==> flow/design.v <==
module control_unit(
    input clk, rst,
    output reg a_sel, b_sel, PP1_CE, PP2_CE, add, PR_CE, PI_CE
);
    parameter S1 = 3'b001,
              S2 = 3'b010,
              S3 = 3'b011,
              S4 = 3'b100,
              S5 = 3'b101;
    reg [2:0] state, next;
    always @(posedge clk or posedge rst) begin
        if (rst)
            state <= S1;
        else
            state <= next;
    end
    always @(*) begin
        next = S1;
        PP1_CE = 0;
        PP2_CE = 0;
        add = 0;
        PR_CE = 0;
        PI_CE = 0;
        a_sel = 0;
        b_sel = 0;
        case (state) 
            S1: begin
					if(!rst)
                next = S2;
                PP1_CE = 1;
            end
            S2: begin
                next = S3;
                a_sel = 1;
                b_sel = 1;					 
                PP2_CE = 1;
            end
            S3: begin
                next = S4;
                b_sel = 1;
                PP1_CE = 1;					
                add = 1;
                PR_CE = 1;
            end
            S4: begin
                next = S5;
                a_sel = 1;
                PP2_CE = 1;
            end
            S5: begin
                next = S1;
                PI_CE = 1;
            end
        endcase
    end
endmodule
module datapath(
    input clk, rst,
    input a_sel, b_sel, PP1_CE, PP2_CE, add, PR_CE, PI_CE,
    input [11:0] ar, ai, br, bi,
    output reg [23:0] Pr, Pi
);
    wire [11:0] a_mux, b_mux;
    reg [23:0] PP1, PP2, PPs;
    wire [23:0] pro;
    assign a_mux = a_sel ? ai : ar;
    assign b_mux = b_sel ? bi : br;
    assign pro = a_mux * b_mux;  
    always @(posedge clk or posedge rst) begin
        if (rst) begin
            PP1 <= 0;
            PP2 <= 0;
        end else begin
            if (PP1_CE) 
                PP1 <= pro;
            if (PP2_CE) 
                PP2 <= pro;
        end
    end
    always @(*) begin
        if (!add)
            PPs = PP1 + PP2;
        else
            PPs = PP1 - PP2;
    end
    always @(posedge clk or posedge rst) begin
        if (rst) begin
            Pr <= 0;
            Pi <= 0;
        end else begin
            if (PR_CE) 
                Pr <= PPs;
            if (PI_CE) 
                Pi <= PPs;
        end
    end
endmodule
module top(
    input rst, clk,
    input [11:0] ar, ai, br, bi,
    output [23:0] Pi, Pr
);
    wire PP1_CE, PP2_CE, a_sel, b_sel, add, PI_CE, PR_CE;
    control_unit uut1(
        .clk(clk),
        .rst(rst),
        .a_sel(a_sel),
        .b_sel(b_sel),
        .PP1_CE(PP1_CE),
        .PP2_CE(PP2_CE),
        .add(add),
        .PR_CE(PR_CE),
        .PI_CE(PI_CE)
    );
    datapath uut2(
        .clk(clk),
        .rst(rst),
        .a_sel(a_sel),
        .b_sel(b_sel),
        .PP1_CE(PP1_CE),
        .PP2_CE(PP2_CE),
        .add(add),
        .PR_CE(PR_CE),
        .PI_CE(PI_CE),
        .ar(ar),
        .ai(ai),
        .br(br),
        .bi(bi),
        .Pr(Pr),
        .Pi(Pi)
    );
endmodule
Lab notebook: top

## Step by step through the tools: top

Each step is given for the RTL above and for the edited RTL.
Lines under "before" count in the file above, lines under "after" in the edited file.
"difference" is "after" less "before", of the values as shown; "relative change" is that difference over "before", in percent.
Operators carry their Yosys type and port widths (W data, S select, Z words).
Library cell names are shortened.
The mark - stands for no value.

- Top module: top
- Clock input: clk
- Standard-cell library: sky130hd
- Library corner: tt_025C_1v80

## Diff

Unified diff, file above to edited file.
A script made this edit. It changes what the design does and was not meant as an optimisation.

```diff
@@ -65,5 +65,5 @@
     wire [23:0] pro;
     assign a_mux = a_sel ? ai : ar;
-    assign b_mux = b_sel ? bi : br;
+    assign b_mux = br;
     assign pro = a_mux * b_mux;  
     always @(posedge clk or posedge rst) begin
```

## Elaborated design

Counts by Yosys on the flattened word-level netlist (proc, flatten, opt, wreduce; memories kept). Register bits leave out memories and registers merged into their read ports (data or address); mux counts leave out enables and synchronous resets folded into registers. Print and check cells are left out. Cells with the same type and inputs are merged into one.

Storage and ports:

| element | before | after | difference | relative change (%) |
|---|---|---|---|---|
| flip-flop bits (word level) | 99 | 99 | 0 | 0.00 |
| input port bits | 50 | 50 | 0 | 0.00 |
| output and inout bits | 48 | 48 | 0 | 0.00 |

Operators by class:

| element | before | after | difference | relative change (%) |
|---|---|---|---|---|
| add/subtract/negate cells | 2 | 2 | 0 | 0.00 |
| multipliers | 1 | 1 | 0 | 0.00 |
| equality and inequality tests | 5 | 5 | 0 | 0.00 |
| mux-type cells | 10 | 8 | -2 | -20.00 |
| reductions and logical operators | 3 | 2 | -1 | -33.33 |

Operators by type and width:

| operator | before | after | difference | relative change (%) |
|---|---|---|---|---|
| $mux W1 | 5 | 4 | -1 | -20.00 |
| $reduce_or A2 Y1 | 3 | 2 | -1 | -33.33 |
| $mux W12 | 2 | 1 | -1 | -50.00 |

Unchanged operator kinds not shown: 9.

## Longest topological paths

Yosys ltp: most cells in a row. Word level: on the elaborated netlist, between registers, memories and ports. Mapped: between sequential cells and ports; inverters and the memories' decode and read muxes count.

Logic depth:

| element | before | after | difference | relative change (%) |
|---|---|---|---|---|
| depth after elaboration | 5 | 5 | 0 | 0.00 |
| ABC_AREA | 0 | 0 | - | - |
| gate-level depth with buffers | 26 | 25 | -1 | -3.85 |
| gate-level depth less buffers | 22 | 22 | 0 | 0.00 |

## Mapped cells and area

Yosys stat after the flow's synthesis: flattened, memories mapped to cells. It holds for the ABC_AREA given above (unset counts as 0); a run with the other value may have another netlist.

Synthesis totals:

| element | before | after | difference | relative change (%) |
|---|---|---|---|---|
| mapped cells | 1213 | 1168 | -45 | -3.71 |
| cell area after synthesis (sq um) | 10571.4 | 10441.3 | -130.1 | -1.23 |
| area of sequential cells (sq um) | 2528.7 | 2528.7 | 0.0 | 0.00 |
| flip-flops | 101 | 101 | 0 | 0.00 |

Cells by type:

| cell | before | after | difference | relative change (%) |
|---|---|---|---|---|
| nor2_1 | 96 | 48 | -48 | -50.00 |
| and2_1 | 13 | 55 | +42 | +323.08 |
| a21oi_1 | 78 | 51 | -27 | -34.62 |
| mux2i_1 | 21 | 1 | -20 | -95.24 |
| a21o_1 | 10 | 25 | +15 | +150.00 |
| clkbuf_1 | 32 | 46 | +14 | +43.75 |
| o21ai_0 | 39 | 29 | -10 | -25.64 |
| inv_1 | 159 | 150 | -9 | -5.66 |
| o31ai_1 | 11 | 3 | -8 | -72.73 |
| nand2_1 | 222 | 215 | -7 | -3.15 |
| nor4_1 | 7 | 0 | -7 | -100.00 |
| nor3_1 | 20 | 14 | -6 | -30.00 |
| nand3_1 | 10 | 16 | +6 | +60.00 |
| o21bai_1 | 9 | 4 | -5 | -55.56 |
| xnor2_1 | 41 | 45 | +4 | +9.76 |
| nand4_1 | 8 | 12 | +4 | +50.00 |
| a211oi_1 | 4 | 8 | +4 | +100.00 |
| and3_1 | 3 | 7 | +4 | +133.33 |

Unchanged cell types not shown: 12.
Not every row of either side is listed.
By module: a second synthesis without flattening, with its own total; a netlist apart from the flattened one above.

Unflattened totals:

| element | before | after | difference | relative change (%) |
|---|---|---|---|---|
| cells (unflattened synthesis) | 1114 | 1068 | -46 | -4.13 |
| area total of the unflattened synthesis (sq um) | 10518.8 | 10184.8 | -334.0 | -3.18 |

Rows give one instance, submodules left out.

By module, before:

| module | times used | cells | area (sq um) | sequential area (sq um) |
|---|---|---|---|---|
| datapath | 1 | 1101 | 10341.2 | 2402.3 |
| control_unit | 1 | 13 | 177.7 | 126.4 |
| top | 1 | 0 | 0.0 | 0.0 |

By module, after:

| module | times used | cells | area (sq um) | sequential area (sq um) |
|---|---|---|---|---|
| datapath | 1 | 1055 | 10007.1 | 2402.3 |
| control_unit | 1 | 13 | 177.7 | 126.4 |
| top | 1 | 0 | 0.0 | 0.0 |

## Worst setup path after synthesis

Path of least setup slack by OpenSTA after synthesis, without wires, with an ideal clock, recovery checks aside; 20% of the period is set as input and as output delay. Where synthesis merged equal registers, the netlist keeps one of their names.

Path after synthesis:

| element | before | after | difference | relative change (%) |
|---|---|---|---|---|
| path type | input to register | input to register | - | - |
| start | input port br[4] | input port ai[8] | - | - |
| end | register uut2.PP2[16] | register uut2.PP1[22] | - | - |
| clock period (ps) | 7000 | 7000 | 0 | 0.00 |
| input delay (ps) | 1400 | 1400 | 0 | 0.00 |
| setup time (ps) | 135 | 131 | -4 | - |
| time at the first pin (ps) | 1400 | 1400 | 0 | 0.00 |
| arrival (ps) | 6260 | 6313 | +53 | +0.85 |
| data required time (ps) | 6865 | 6869 | +4 | +0.06 |
| path slack (ps) | 605 | 556 | -49 | - |
| delay of the path (ps) | 4995 | 5044 | +49 | +0.98 |
| stages | 20 | 18 | -2 | -10.00 |
| path buffers | 2 | 1 | -1 | -50.00 |
| synthesis period reached (ps) | 6395 | 6444 | +49 | +0.77 |

"delay of the path" = arrival - input delay + setup time.
"stages": output pins that drive a net of the path, with the launching flip-flop's if there is one; two outputs of one cell count as two.
"synthesis period reached" = period - worst setup slack (recovery checks aside). The figure is calculated, with input and output delays left at 20% of the set period.
Between the ends stands the longest chain of elaborated cells between them, by number of cells; it is not shown to be the way that was timed. Of several equally long chains one is given.
Each line given opens the expression or statement behind the cell; cells for indexed reads and writes are added by Yosys, which also makes memories of some case tables.

Between the ends, after synthesis, before:
- Cell sequence: mux2_2 clkbuf_1 nand2_1 fa_1 inv_1 fa_1 fa_1 fa_1 inv_1 fa_1 inv_1 ha_1 clkbuf_1 a21oi_1 nand2_1 a21o_1 or3_1 o21ai_0 xor2_1 o21ai_0
- Length of the longest elaborated chain: 2
- Elaborated cells on any way between the ends: 2
- Source lines of those cells: 2

RTL lines, path after synthesis, before:

| element | line | RTL |
|---|---|---|
| start, declared | 100 | `input [11:0] ar, ai, br, bi,` |
| $mux W12 | 67 | `assign b_mux = b_sel ? bi : br;` |
| $mul A12 B12 Y24 | 68 | `assign pro = a_mux * b_mux;` |
| end, assigned | 72 | `PP2 <= 0;` |
| end, assigned | 77 | `PP2 <= pro;` |
| end, declared | 64 | `reg [23:0] PP1, PP2, PPs;` |

Between the ends, after synthesis, after:
- Cell sequence: nand2_1 nand2_1 clkbuf_1 nand2_1 fa_1 inv_1 fa_1 inv_1 fa_1 fa_1 fa_1 inv_1 ha_1 a2111oi_0 a211oi_1 o41ai_1 or4_1 nand3_1
- Length of the longest elaborated chain: 2
- Elaborated cells on any way between the ends: 2
- Source lines of those cells: 2

RTL lines, path after synthesis, after:

| element | line | RTL |
|---|---|---|
| start, declared | 100 | `input [11:0] ar, ai, br, bi,` |
| $mux W12 | 66 | `assign a_mux = a_sel ? ai : ar;` |
| $mul A12 B12 Y24 | 68 | `assign pro = a_mux * b_mux;` |
| end, assigned | 71 | `PP1 <= 0;` |
| end, assigned | 75 | `PP1 <= pro;` |
| end, declared | 64 | `reg [23:0] PP1, PP2, PPs;` |

## Worst path after layout

From the final timing report of each run of set A: the path of least setup slack in the routed layout; clock arrival at registers is part of the times.
The path's times are printed in steps of 10 ps; the period is the one set.

Path post-layout:

| element | before | after | difference | relative change (%) |
|---|---|---|---|---|
| path type | input to register | input to register | - | - |
| start | input port ar[8] | input port ai[5] | - | - |
| end | register uut2.PP2[17] | register uut2.PP1[22] | - | - |
| clock period (ps) | 7000 | 7000 | 0 | 0.00 |
| input delay (ps) | 1400 | 1400 | 0 | 0.00 |
| setup time (ps) | 110 | 60 | -50 | - |
| time at the first pin (ps) | 1400 | 1400 | 0 | 0.00 |
| arrival (ps) | 6780 | 6880 | +100 | +1.47 |
| data required time (ps) | 7250 | 7280 | +30 | +0.41 |
| path slack (ps) | 470 | 400 | -70 | - |
| stages | 20 | 22 | +2 | +10.00 |
| path buffers | 3 | 3 | 0 | 0.00 |

Between the ends stands the longest chain of elaborated cells between them, by number of cells; it is not shown to be the way that was timed. Of several equally long chains one is given.

Between the ends, post-layout, before:
- Cell sequence: clkdlybuf4s50_1 nand2_1 nand2_1 nand2_1 fa_1 inv_1 fa_1 inv_1 fa_1 fa_1 fa_1 inv_1 ha_1 nand3_1 buf_4 o311ai_0 buf_4 a31oi_1 xnor2_1 mux2_2
- Length of the longest elaborated chain: 2
- Elaborated cells on any way between the ends: 2
- Source lines of those cells: 2

RTL lines, path post-layout, before:

| element | line | RTL |
|---|---|---|
| start, declared | 100 | `input [11:0] ar, ai, br, bi,` |
| $mux W12 | 66 | `assign a_mux = a_sel ? ai : ar;` |
| $mul A12 B12 Y24 | 68 | `assign pro = a_mux * b_mux;` |
| end, assigned | 72 | `PP2 <= 0;` |
| end, assigned | 77 | `PP2 <= pro;` |
| end, declared | 64 | `reg [23:0] PP1, PP2, PPs;` |

Between the ends, post-layout, after:
- Cell sequence: clkdlybuf4s50_1 nand2_1 nand2_1 buf_4 nand2_1 fa_1 fa_1 inv_1 fa_1 fa_1 inv_1 fa_1 inv_1 ha_1 o21ai_0 nand2b_1 a21oi_1 a211oi_1 o41ai_1 buf_4 or4_1 nand3_1
- Length of the longest elaborated chain: 2
- Elaborated cells on any way between the ends: 2
- Source lines of those cells: 2

RTL lines, path post-layout, after:

| element | line | RTL |
|---|---|---|
| start, declared | 100 | `input [11:0] ar, ai, br, bi,` |
| $mux W12 | 66 | `assign a_mux = a_sel ? ai : ar;` |
| $mul A12 B12 Y24 | 68 | `assign pro = a_mux * b_mux;` |
| end, assigned | 71 | `PP1 <= 0;` |
| end, assigned | 75 | `PP1 <= pro;` |
| end, declared | 64 | `reg [23:0] PP1, PP2, PPs;` |

## Layout results

Runs of the flow (Yosys, OpenROAD) on both versions; the two runs of a pair have the same settings. The constraints put input and output delay at 20% of the set period each and load the outputs with 0.01 pF.

Flow settings, set A:
- period_ns: 7.0
- CAP_MARGIN: 20
- CORE_MARGIN: 2
- CORE_UTILIZATION: 40
- SLEW_MARGIN: 20

Measured results, set A:

| element | before | after | difference | relative change (%) |
|---|---|---|---|---|
| area of the synthesized netlist (sq um) | 10571.4 | 10441.3 | -130.1 | -1.23 |
| area inside the die boundary (sq um) | 27745.6 | 27411.8 | -333.8 | -1.20 |
| standard-cell area of the final layout (sq um) | 12562.0 | 12056.6 | -505.4 | -4.02 |
| utilization after layout (%) | 48.3 | 46.7 | -1.6 | - |
| worst slack on setup checks (ps) | 469 | 398 | -71 | - |
| total negative slack on setup checks (ps) | 0 | 0 | 0 | - |
| worst hold slack (ps) | 451 | 431 | -20 | - |
| clock period reached (ps) | 6531 | 6602 | +71 | +1.09 |

Flow settings, set B:
- ABC_AREA: 1
- CELL_PAD_IN_SITES_GLOBAL_PLACEMENT: 3
- CORE_MARGIN: 2
- CORE_UTILIZATION: 17
- PLACE_DENSITY_LB_ADDON: 0.05
- SETUP_SLACK_MARGIN: 0.58
- TNS_END_PERCENT: 55
- period_ns: 5.28
- CAP_MARGIN: 20
- SLEW_MARGIN: 20

Measured results, set B:

| element | before | after | difference | relative change (%) |
|---|---|---|---|---|
| area of the synthesized netlist (sq um) | 11259.5 | 10933.0 | -326.5 | -2.90 |
| area inside the die boundary (sq um) | 68306.4 | 66355.2 | -1951.2 | -2.86 |
| standard-cell area of the final layout (sq um) | 16664.7 | 15605.0 | -1059.7 | -6.36 |
| utilization after layout (%) | 25.4 | 24.6 | -0.8 | - |
| worst slack on setup checks (ps) | -30 | -36 | -6 | - |
| total negative slack on setup checks (ps) | -145 | -95 | +50 | - |
| worst hold slack (ps) | 450 | 461 | +11 | - |
| clock period reached (ps) | 5310 | 5316 | +6 | +0.11 |

"clock period reached": clock period set for the run, less the worst setup slack. It is reckoned from that one timing run; input and output delays stay at 20% of the period that was set.
